==> flow/design.v <==
module clkdivider( input PCLK, input PRESERN, output wire newclk, output wire rise );
reg[1:0] counter;
always@(posedge PCLK)
begin
    if(!PRESERN)
        counter <= 2'd0;
    else
        counter <= counter + 1;
end
assign newclk = counter[1];
assign rise = (counter == 2'b01);
endmodule
module clkdivider_vgaFlash(input PCLK, input PRESERN, output wire newclk, output wire rise );
reg[19:0] counter;
always@(posedge PCLK)
begin
    if(!PRESERN)
        counter <= 20'd0;
    else
        counter <= counter + 1;
end
assign newclk = counter[19];
assign rise = (counter == 20'h7FFFF);
endmodule
module halfclk( input PCLK, input PRESERN, input en, output wire newclk, output wire rise );
reg counter;
always@(posedge PCLK)
begin
    if(!PRESERN)
        counter <= 1'b0;
    else if(en)
        counter <= counter + 1;
end
assign newclk = counter;
assign rise = en & ~counter;
endmodule
module vgacontrol(  
input PCLK, 				 
input PRESERN, 				 
input PSEL, 				 
input PENABLE, 				 
output wire PREADY, 		 
output wire PSLVERR,		 
input PWRITE,				 
input [31:0] PADDR,			 
input wire [31:0] PWDATA,	 
output reg [31:0] PRDATA,	 
output HS, 
output VS, 
output reg vga_R,
output reg vga_G,
output reg vga_B,
input SW,
input SW2,
input SW3
);
assign PSLVERR = 0;
assign PREADY = 1;
reg [31:0] player1;
reg [31:0] player2;
reg [31:0] whichplayer;
reg [31:0] winner;
wire player1_score;
wire player2_score;
wire p1_p;
wire p2_p;
wire p_u;
wire win_out;
wire pwin_out1;
wire pwin_out2;
wire player1_write = (PSEL & PENABLE & PWRITE & (PADDR[11:0] == 12'h104));
wire player2_write = (PSEL & PENABLE & PWRITE & (PADDR[11:0] == 12'h108));
wire whichplayer_write = (PSEL & PENABLE & PWRITE & (PADDR[11:0] == 12'h114));
wire winner_write = (PSEL & PENABLE & PWRITE & (PADDR[11:0] == 12'h118));
wire SWDebounce;
wire SWDebounce2;
wire SWDebounce3;
wire pwin1_out;
wire pwin2_out;
wire quarterclk, quarter_rise;
wire flashclk, flash_rise, half_flash, half_rise, quarter_flash, quarter_flash_rise;
Button_Debouncer db1(PCLK, PRESERN, SW, SWDebounce);
Button_Debouncer db2(PCLK, PRESERN, SW2, SWDebounce2);
Button_Debouncer db3(PCLK, PRESERN, SW3, SWDebounce3);
always @(posedge PCLK) 		 
begin
    if(!PRESERN)
        PRDATA <= 32'd0;
    else if(PADDR[11:0] == 12'h100)
    begin
        PRDATA[31:1] <= 31'h00000000;				 
        PRDATA[0] <= SWDebounce; 	 
    end
    else if(PADDR[11:0] == 12'h104)
    begin				
        PRDATA <= player1;
    end
    else if(PADDR[11:0] == 12'h108)
    begin				
        PRDATA <= player2;
    end
    else if(PADDR[11:0] == 12'h10C)
    begin
        PRDATA[31:1] <= 31'h00000000;				 
        PRDATA[0] <= SWDebounce2; 
    end
    else if(PADDR[11:0] == 12'h114)
    begin				 
        PRDATA <= whichplayer; 
    end
    else if(PADDR[11:0] == 12'h118)
    begin
        PRDATA[31:1] <= 31'h00000000;				 
        PRDATA[0] <= SWDebounce3; 
    end
end
always @(posedge PCLK) 		 
begin
	if(!PRESERN)
    begin
        player1 <= 32'd0;
        player2 <= 32'd0;
        whichplayer <= 32'd0;
        winner <= 32'd0;
    end
    else if(player1_write)
        player1 <= PWDATA;
	else if(player2_write)
        player2 <= PWDATA;
    else if(whichplayer_write)
        whichplayer <= PWDATA;
    else if(winner_write)
        winner <= PWDATA;
end
wire inDisplayArea;
wire [9:0] CounterX;
wire [8:0] CounterY;
hvsync_generator syncgen(.clk(PCLK), .rst(PRESERN), .en(quarter_rise), .vga_h_sync(HS), .vga_v_sync(VS), 
                            .inDisplayArea(inDisplayArea), .CounterX(CounterX), .CounterY(CounterY));
wire border = (CounterX[9:3]==0) || (CounterX[9:3]==79) || (CounterY[8:3]==0) || (CounterY[8:3]==60) || (CounterX[9:3]==40) || (CounterX[9:3]==39);
scoreDraw sd1(player1, player1_score, 32'd16, 32'd22, CounterX, CounterY, 8'd1);
scoreDraw sd2(player2, player2_score, 32'd56, 32'd22, CounterX, CounterY, 8'd1);
pscoreDraw ps1(CounterX, CounterY, 2, 2, 0, p1_p);
pscoreDraw ps2(CounterX, CounterY, 42, 2, 1, p2_p);
whichDraw wd(CounterX, CounterY, whichplayer, p_u);
pwinDraw pw1(PCLK, CounterX, CounterY, 22, 2, 1, pwin1_out);
pwinDraw pw2(PCLK, CounterX, CounterY, 22, 2, 2, pwin2_out);
winnerDraw wn(PCLK, PRESERN, flash_rise, CounterX, CounterY, 10, 40, win_out);
wire R = (winner>0) ? (win_out | ((winner == 1) ? (pwin1_out  | (~win_out&~pwin1_out&flashclk)) : (~win_out&~pwin2_out&flashclk))) : (border | player1_score | player2_score | p1_p);
wire G = (winner>0) ? (win_out | ((winner == 1) ? (~win_out&~pwin1_out&half_flash) : (~win_out&~pwin2_out&half_flash))) : (border | player1_score | player2_score | p_u);
wire B = (winner>0) ? (win_out | ((winner == 2) ? (pwin2_out  | (~win_out&~pwin2_out&quarter_flash)) : (~win_out&~pwin1_out&quarter_flash))) : (border | player1_score | player2_score | p2_p);
clkdivider cd(PCLK, PRESERN, quarterclk, quarter_rise);
clkdivider_vgaFlash cdf(PCLK, PRESERN, flashclk, flash_rise);
halfclk hc1(PCLK, PRESERN, flash_rise, half_flash, half_rise);
halfclk hc2(PCLK, PRESERN, half_rise, quarter_flash, quarter_flash_rise);
always @(posedge PCLK)
begin
  if(!PRESERN)
  begin
    vga_R <= 1'b0;
    vga_G <= 1'b0;
    vga_B <= 1'b0;
  end
  else if(quarter_rise)
  begin
    vga_R <= R & inDisplayArea;
    vga_G <= G & inDisplayArea;
    vga_B <= B & inDisplayArea;
  end
end
endmodule
module hvsync_generator(clk, rst, en, vga_h_sync, vga_v_sync, inDisplayArea, CounterX, CounterY);
input clk;
input rst;
input en;
output vga_h_sync, vga_v_sync;
output inDisplayArea;
output [9:0] CounterX;
output [8:0] CounterY;
reg [9:0] CounterX;
reg [8:0] CounterY;
wire CounterXmaxed = (CounterX==10'h2FF);
always @(posedge clk)
if(!rst)
	CounterX <= 0;
else if(en)
begin
if(CounterXmaxed)
	CounterX <= 0;
else
	CounterX <= CounterX + 1;
end
always @(posedge clk)
if(!rst)
	CounterY <= 0;
else if(en)
begin
if(CounterXmaxed) CounterY <= CounterY + 1;
end
reg	vga_HS, vga_VS;
always @(posedge clk)
if(!rst)
begin
	vga_HS <= 1'b0;
	vga_VS <= 1'b0;
end
else if(en)
begin
	vga_HS <= (CounterX[9:4]==6'h2D);  
	vga_VS <= (CounterY==500);  
end
reg inDisplayArea;
always @(posedge clk)
if(!rst)
	inDisplayArea <= 1'b0;
else if(en)
begin
if(inDisplayArea==0)
	inDisplayArea <= (CounterXmaxed) && (CounterY<480);
else
	inDisplayArea <= !(CounterX==639);
end
assign vga_h_sync = ~vga_HS;
assign vga_v_sync = ~vga_VS;
endmodule
module Button_Debouncer(
input clk,
input rst,  
input PB_in,  
output reg PB_out  
);
    reg [15:0] PB_cnt;  
    reg [1:0] sync;  
    always @(posedge clk)
        sync[1:0] <= {sync[0],~PB_in};
    wire PB_idle = (PB_out==sync[1]);  
    wire PB_cnt_max = &PB_cnt;  
    always @(posedge clk) 
    begin
        if(!rst)
        begin
            PB_cnt <= 16'd0;
            PB_out <= 1'b0;
        end
        else if(PB_idle)
            PB_cnt<= 16'd0;  
        else 
        begin
            PB_cnt<= PB_cnt + 16'd1;  
            if(PB_cnt_max)
            PB_out<= ~PB_out;  
        end
    end
endmodule
module draw(input [31:0]CounterX, input [31:0]CounterY, input [31:0]leftx, input [31:0]rightx, input [31:0]topy, input [31:0]boty, output box);  
    assign box = (((CounterX[9:3]>=leftx) && (CounterX[9:3]<(rightx))) && ((CounterY[8:3]>=topy) && (CounterY[8:3]<(boty))));
endmodule
module numbershift(input [31:0]number, output reg player_shift, input [31:0]x, input [31:0]y, input [31:0]CounterX, input [31:0]CounterY, input [7:0]scale);
    parameter S = 5; parameter C = 16; parameter O = 0; parameter R = 17; parameter E = 18; parameter P = 19; parameter Wl = 20; parameter Wr = 21; parameter N = 22;
    wire box1,box2,box3,box4,box5,box6,box7;    
    draw d1(CounterX, CounterY, x, x+(4 << scale), y, y+(1<<scale), box1);  
    draw d2(CounterX, CounterY, x, x+(4 << scale), y+(8 << scale), y+(8 << scale) + (1 << scale), box2);  
    draw d3(CounterX, CounterY, x, x+(1<<scale), y, y+(4 << scale) + (1 << scale), box3);  
    draw d4(CounterX, CounterY, x, x+(1<<scale), y+(4 << scale), y+(8 << scale) + (1 << scale), box4);  
    draw d5(CounterX, CounterY, x+(4 << scale) - (1 << scale), x+(4 << scale), y, y+(4 << scale) + (1 << scale), box5);  
    draw d6(CounterX, CounterY, x+(4 << scale) - (1 << scale), x+(4 << scale), y+(4 << scale), y+(8 << scale) + (1 << scale), box6);  
    draw d7(CounterX, CounterY, x, x+(4 << scale), y+(4 << scale), y+(4 << scale) + (1 << scale), box7);  
    always @*
    begin
        if(number == 32'd0)
            player_shift = box1 | box2 | box3 | box4 | box5 | box6;
        else if(number == 32'd1)
            player_shift = box3 | box4;
         else if(number == 32'd2)
            player_shift = box1 | box5 | box7 | box4 | box2;
         else if(number == 32'd3)
            player_shift = box1 | box5 | box7 | box6 | box2;
         else if(number == 32'd4)
            player_shift = box3 | box5 | box6 | box7;
         else if(number == 32'd5)
            player_shift = box1 | box2 | box3 | box6 | box7;        
         else if(number == 32'd6)
            player_shift = box1 | box2 | box3 | box4 | box6 | box7;        
         else if(number == 32'd7)
            player_shift = box1 | box5 | box6;        
         else if(number == 32'd8)
            player_shift = box1 | box2 | box3 | box4 | box5 | box6 | box7;        
         else if(number == 32'd9)
            player_shift = box1 | box3 | box5 | box6 | box7;
         else if(number == 32'd16)
            player_shift = box1 | box2 | box3 | box4;
         else if(number == 32'd17)
            player_shift = box1 | box3 | box4;
         else if(number == 32'd18)
            player_shift = box1 | box2 | box3 | box4 | box7;  
         else if(number == 32'd19)
            player_shift = box1 | box3 | box4 | box5 | box7;
         else if(number == 32'd20)
            player_shift = box2 | box3 | box4 | box6;
         else if(number == 32'd21)
            player_shift = box2 | box5 | box6;         
         else if(number == 32'd22)
            player_shift = box1 | box3 | box4 | box5 | box6;
         else
            player_shift = 0;
    end
endmodule
module scoreDraw(input [31:0]number, output reg player_shift, input [31:0]x, input [31:0]y, input [31:0]CounterX, input [31:0]CounterY, input [7:0]scale);
    wire player_shift1, player_shift2, player_shift3;
    numbershift n1(number, player_shift1, x, y, CounterX, CounterY, scale);
    numbershift n2(32'd1, player_shift2, x-5, y, CounterX, CounterY, scale);
    numbershift n3(number-10, player_shift3, x+5, y, CounterX, CounterY, scale);
    always @*
    begin
        if(number < 10 || number >15)
            player_shift = player_shift1;
        else
            player_shift = player_shift2 | player_shift3;
    end
endmodule
module pscoreDraw(input [31:0]CounterX, input [31:0]CounterY, input [31:0]x, input [31:0]y, input player, output player_shift);
    parameter spacing = 5;
    wire p, one_two, s, c, o, r, e;
    numbershift ns1(19, p, x, y, CounterX, CounterY, 0);  
    numbershift ns2(player+1, one_two, x+5, y, CounterX, CounterY, 0);  
    numbershift ns3(5, s, x+12, y, CounterX, CounterY, 0);  
    numbershift ns4(16, c, x+17, y, CounterX, CounterY, 0);  
    numbershift ns5(0, o, x+22, y, CounterX, CounterY, 0);  
    numbershift ns6(17, r, x+27, y, CounterX, CounterY, 0);  
    numbershift ns7(18, e, x+32, y, CounterX, CounterY, 0);  
    assign player_shift = p | one_two | s | c | o | r | e;
endmodule
module winnerDraw(input clk, input rst, input en, input [31:0]CounterX, input [31:0]CounterY, input [31:0]x, input [31:0]y, output win_out);
    wire w1, w2, i, n1, n2, e, r;
    reg tiny;
    always@(posedge clk)
    begin
        if(!rst)
            tiny <= 1'b0;
        else if(en)
            tiny <= ~tiny;
    end
    numbershift ns1(20, w1, x, y, CounterX, CounterY, 1);  
    numbershift ns2(21, w2, x+7, y, CounterX, CounterY, 1);  
    numbershift ns3(1, i, x+20, y, CounterX, CounterY, 1);  
    numbershift ns4(22, n1, x+26, y, CounterX, CounterY, 1);  
    numbershift ns5(22, n2, x+36, y, CounterX, CounterY, 1);  
    numbershift ns6(18, e, x+46, y, CounterX, CounterY, 1);  
    numbershift ns7(17, r, x+56, y, CounterX, CounterY, 1);  
    assign win_out = (w1 | w2 | i | n1 | n2 | e | r) & tiny;
endmodule
module pwinDraw(input clk, input [31:0]CounterX, input [31:0]CounterY, input [31:0]x, input [31:0]y, input [31:0]winner, output pwin_out);
    parameter spacing = 5;
    wire p, num;
    numbershift ns1(19, p, x, y, CounterX, CounterY, 2);  
    numbershift ns2(winner, num, x+24, y, CounterX, CounterY, 2);  
    assign pwin_out = (p | num);
endmodule
module whichDraw(input [31:0]CounterX, input [31:0]CounterY, input [31:0]player, output underline);
    wire box1, box2;
    draw d1(CounterX, CounterY, 2, 38, 12, 13, box1);
    draw d2(CounterX, CounterY, 43, 78, 12, 13, box2);
    assign underline = (player[0]) ? box2: box1;
endmodule
# == Reports on vgacontrol ==
# What the tools print for vgacontrol, step after step.
# Line numbers count from 1 in the design file above.
# A cell with n/a has no value.
# design
top,vgacontrol
clock_port,PCLK
library,sky130hd
lib_corner,tt_025C_1v80

# == Word-level counts ==
# Yosys after proc, flatten, opt, wreduce and memory -nomap, before mapping. Memory bits, and registers merged into a memory's read port (data or address), are not among the register bits. Print and check cells are not counted. Equal cells are merged and count once.
# op_classes
n_reduce_logical,252
n_cmp,110
n_logic,291
mux,90
n_eq,85
addsub,11
# op_table
op,n
32-bit by 5-bit equality test with 1-bit output with constant B,28
32-bit by 3-bit equality test with 1-bit output with constant B,16
32-bit by 2-bit equality test with 1-bit output with constant B,9
32-bit by 4-bit equality test with 1-bit output with constant B,8
1-bit OR,252
1-bit logical AND,225
32-bit by 1-bit equality test with 1-bit output with constant B,5
31-bit two-way mux,5
32-bit zero test,4
7-bit by 6-bit greater-or-equal comparator with 1-bit output with constant B,17
7-bit by 6-bit less-than comparator with 1-bit output with constant B,17
1-bit two-way mux,84
12-bit by 9-bit equality test with 1-bit output with constant B,6
7-bit by 5-bit greater-or-equal comparator with 1-bit output with constant B,10
32-bit by 4-bit subtractor with 32-bit output with constant B,2
32-bit by 4-bit greater-than comparator with 1-bit output with constant B,2
32-bit by 4-bit less-than comparator with 1-bit output with constant B,2
7-bit by 5-bit less-than comparator with 1-bit output with constant B,9
7-bit less-than comparator with constant B,9
17-bit AND reduction,3
16-bit by 1-bit adder with 16-bit output with constant B,3
6-bit less-than comparator with constant B,6
7-bit greater-or-equal comparator with constant B,5
32-bit by 1-bit greater-than comparator with 1-bit output with constant B,1
6-bit greater-or-equal comparator with constant B,5
7-bit by 4-bit less-than comparator with 1-bit output with constant B,4
7-bit by 4-bit greater-or-equal comparator with 1-bit output with constant B,3
1-bit NOT,20
# Other operator kinds: 38; their cells: 79.
# bits
out_inout_bits,39
elab_cells,867
inputBits,72
reg_bits,267

# == Logic depth ==
# Depth = most cells in a row (Yosys ltp): at word level without a register or memory, in the mapped netlist without a sequential cell, where the memories' decode and read muxes count.
# depth
word_depth,31
ABC_AREA,0
ltp_mapped,13
mapped_depth_nobuf,11

# == After synthesis ==
# The flow's flattened synthesis, as Yosys stat reports it; memories are mapped. The netlist is that of the ABC_AREA named above (0 if unset); the other value can give another one.
# Totals and module areas in this step are rounded.
# types
type,n,area_total_um2
sky130_fd_sc_hd__dfxtp_1,267,5.35E+03
sky130_fd_sc_hd__nand2_1,389,1460.15
sky130_fd_sc_hd__a21boi_0,134,1.01E+03
sky130_fd_sc_hd__nor2_1,124,465.446
sky130_fd_sc_hd__a21oi_1,87,435.418
sky130_fd_sc_hd__clkbuf_1,112,420.403
sky130_fd_sc_hd__xnor2_1,41,359.094
sky130_fd_sc_hd__xor2_1,40,350.336
sky130_fd_sc_hd__a222oi_1,31,310.298
sky130_fd_sc_hd__o21ai_0,56,280.269
sky130_fd_sc_hd__nand3_1,53,265.254
sky130_fd_sc_hd__nor3_1,47,235.226
sky130_fd_sc_hd__nand4_1,35,218.96
sky130_fd_sc_hd__nor4_1,35,218.96
sky130_fd_sc_hd__nor2b_1,30,187.68
sky130_fd_sc_hd__and2_1,29,181.424
sky130_fd_sc_hd__and3_1,23,143.888
sky130_fd_sc_hd__or3_1,21,131.376
# Other cell types: 68; their cells: 315.
# mapped
sequential_area_um2,5350
area_um2,14400
ffs,267
mapped_cells,1869
# The figures by module come from a second, unflattened synthesis with its own total; it is not the netlist above.
# hier_totals
cells_unflattened,80398
hier_area_um2,579000
# Rows give one instance, submodules left out.
# modules
module,n_cells,mod_area_um2,instances
numbershift,1670,12100,31
draw,115,813,219
(no name shown),474,3410,2
vgacontrol,768,6460,1
(no name shown),292,1920,2
winnerDraw,491,3580,1
Button_Debouncer,83,812,3
pwinDraw,81,554,2
hvsync_generator,123,1060,1
clkdivider_vgaFlash,101,867,1
halfclk,4,47.5,2
clkdivider,6,83.8,1
whichDraw,3,22.5,1

# == Timing after synthesis ==
# Path of least setup slack by OpenSTA after synthesis, without wires, with an ideal clock, recovery checks aside; 20% of the period is set as input and as output delay. Where synthesis merged equal registers, the netlist keeps one of their names.
# synth_path
path_type,input port to flip-flop
from,input PADDR[1]
to,register player1[0]
arrival_time_ns,3.671
delay_ns,1.793
stages,9
setup_time_ns,0.122
in_delay_ns,2.000
tclk_ns,10.0
path_slack_ns,6.206
period_less_setup_slack_ns,3.794
# "delay_ns" = arrival - input delay + setup time.
# "stages": output pins that drive a net of the path, with the launching flip-flop's if there is one; two outputs of one cell count as two.
# "period_less_setup_slack_ns" is the clock period less the worst setup slack; recovery checks do not enter. This is arithmetic on one report: input and output delays are still those of the set period (20% each).
# Between the ends stands the longest chain of elaborated cells between them, by number of cells; it is not shown to be the way that was timed. Of several equally long chains one is given.
# A line is the first line of the expression or statement that the cell stems from. Yosys adds cells for indexed reads and writes and turns some case tables into memories.
# synth_between
cell_sequence,sky130_fd_sc_hd__nor4_1 sky130_fd_sc_hd__and3_1 sky130_fd_sc_hd__nand2_1 sky130_fd_sc_hd__or3_1 sky130_fd_sc_hd__or2_2 sky130_fd_sc_hd__clkbuf_1 sky130_fd_sc_hd__clkbuf_1 sky130_fd_sc_hd__nand2_1 sky130_fd_sc_hd__a21boi_0
elab_chain_len,2
cone_cells,2
# synth_lines
element,line_no,rtl
from (decl),45,"input [31:0] PADDR,"
12-bit by 9-bit equality test with 1-bit output,71,wire player1_write = (PSEL & PENABLE & PWRITE & (PADDR[11:0] == 12'h104));
1-bit AND,71,
to (assign),121,player1 <= 32'd0;
to (assign),127,player1 <= PWDATA;
to (decl),59,reg [31:0] player1;

# == Timing after layout ==
# Path of least setup slack in the final report of flow run 2 (OpenROAD, finished layout, wires in). Where an end is a register, its clock arrival counts in the times.
# layout_path
path_type,flip-flop to flip-flop
from,register syncgen.CounterY[7]
to,register vga_R
stages,11
setup_time_ns,0.07
path_slack_ns,0.75
tclk_ns,4.45
arrival_time_ns,4.18
# Between the ends stands the longest chain of elaborated cells between them, by number of cells; it is not shown to be the way that was timed. Of several equally long chains one is given.
# layout_between
cell_sequence,sky130_fd_sc_hd__dfxtp_1 sky130_fd_sc_hd__nor2b_1 sky130_fd_sc_hd__nand2_1 sky130_fd_sc_hd__a21oi_1 sky130_fd_sc_hd__a211oi_1 sky130_fd_sc_hd__o21ai_0 sky130_fd_sc_hd__or3b_1 sky130_fd_sc_hd__o2111ai_1 sky130_fd_sc_hd__a2111oi_2 sky130_fd_sc_hd__buf_4 sky130_fd_sc_hd__a21oi_1
elab_chain_len,31
cone_cells,445
# layout_lines
element,line_no,rtl
from (decl),179,output [8:0] CounterY;
from (assign),195,CounterY <= 0;
from (assign),198,if(CounterXmaxed) CounterY <= CounterY + 1;
6-bit by 5-bit greater-or-equal comparator with 1-bit output,256,assign box = (((CounterX[9:3]>=leftx) && (CounterX[9:3]<(rightx))) && ((CounterY[8:3]>=topy) && (CounterY[8:3] ...
1-bit logical AND x2,256,
1-bit OR x4,303,player_shift = box1 | box3 | box4 | box5 | box6;
1-bit two-way mux,302,else if(number == 32'd22)
1-bit two-way mux,300,else if(number == 32'd21)
1-bit two-way mux,298,else if(number == 32'd20)
1-bit two-way mux,296,else if(number == 32'd19)
(+11 left out),n/a,
1-bit two-way mux,272,else if(number == 32'd1)
1-bit two-way mux,270,if(number == 32'd0)
1-bit OR,318,player_shift = player_shift2 | player_shift3;
1-bit two-way mux,315,if(number < 10 || number >15)
1-bit OR x3,149,wire R = (winner>0) ? (win_out | ((winner == 1) ? (pwin1_out  | (~win_out&~pwin1_out&flashclk)) : (~win_out&~p ...
1-bit two-way mux,149,
1-bit AND,166,vga_R <= R & inDisplayArea;
to (assign),160,vga_R <= 1'b0;
to (assign),166,
to (decl),50,"output reg vga_R,"

# Settings and measured results of 4 stored flow runs for module vgacontrol (sky130hd), not sorted in any way. The constraints put input and output delay at 20% of the set period each and load the outputs with 0.01 pF.
# By "clock_period_reached_ns" is meant the clock period of the run minus its worst setup slack. This is arithmetic on one report: input and output delays are still those of the set period (20% each).
# By "worstPathTime_ns" is meant the share of the clock period that the worst setup path is allowed (20% is reserved at inputs, 20% at outputs), minus its slack. Clock arrival times at its registers enter into it.
# "design_power_w" is the tool's figure for a default switching activity; nothing was simulated.
# The measured numbers are rounded.
# A setting shown as . is not set for that run.
# Among the results, . means that no value is shown for the run.
run,ABC_AREA,CAP_MARGIN,CELL_PAD_IN_SITES_DETAIL_PLACEMENT,CORE_MARGIN,CORE_UTILIZATION,CTS_CLUSTER_DIAMETER,GPL_TIMING_DRIVEN,MAX_ROUTING_LAYER,MIN_ROUTING_LAYER,PLACE_DENSITY_LB_ADDON,SETUP_SLACK_MARGIN,SLEW_MARGIN,TNS_END_PERCENT,period_ns,PLACE_DENSITY,CELL_PAD_IN_SITES_GLOBAL_PLACEMENT,CORE_ASPECT_RATIO,CTS_CLUSTER_SIZE,GPL_ROUTABILITY_DRIVEN,hold_worst_slack_ns,tns_setup_ns,clock_period_reached_ns,final_cell_area_um2,worstPathTime_ns,critical_path_type,synth_area_um2,finish.utilization_pct,die_area_um2,design_power_w,setup_worst_slack_ns
flow run 1,0,0,1,6,69,96,0,met4,met1,0.06,0.12,25,70,2.88,.,.,.,.,.,.,.,.,.,.,.,.,.,.,.,.
flow run 2,.,20,.,2,40,.,.,.,.,.,.,20,.,4.45,0.6,.,.,.,.,0.327,0.000,3.697,16700,3.70,flip-flop to flip-flop,14400,46.9,37600,0.00487,0.753
flow run 3,.,25,1,3,20,379,.,.,met2,0.22,.,20,10,3.41,.,3,0.83,37,0,0.340,0.000,3.317,17700,3.32,flip-flop to flip-flop,14400,24.8,75500,0.00516,0.093
flow run 4,.,20,.,2,43,.,.,.,.,.,.,20,.,4.45,0.6,.,.,.,.,0.326,0.000,3.620,16800,3.62,flip-flop to flip-flop,14400,50.4,35100,0.005,0.830
# Flow run 1: not finished: placement ended with error DPL-0033
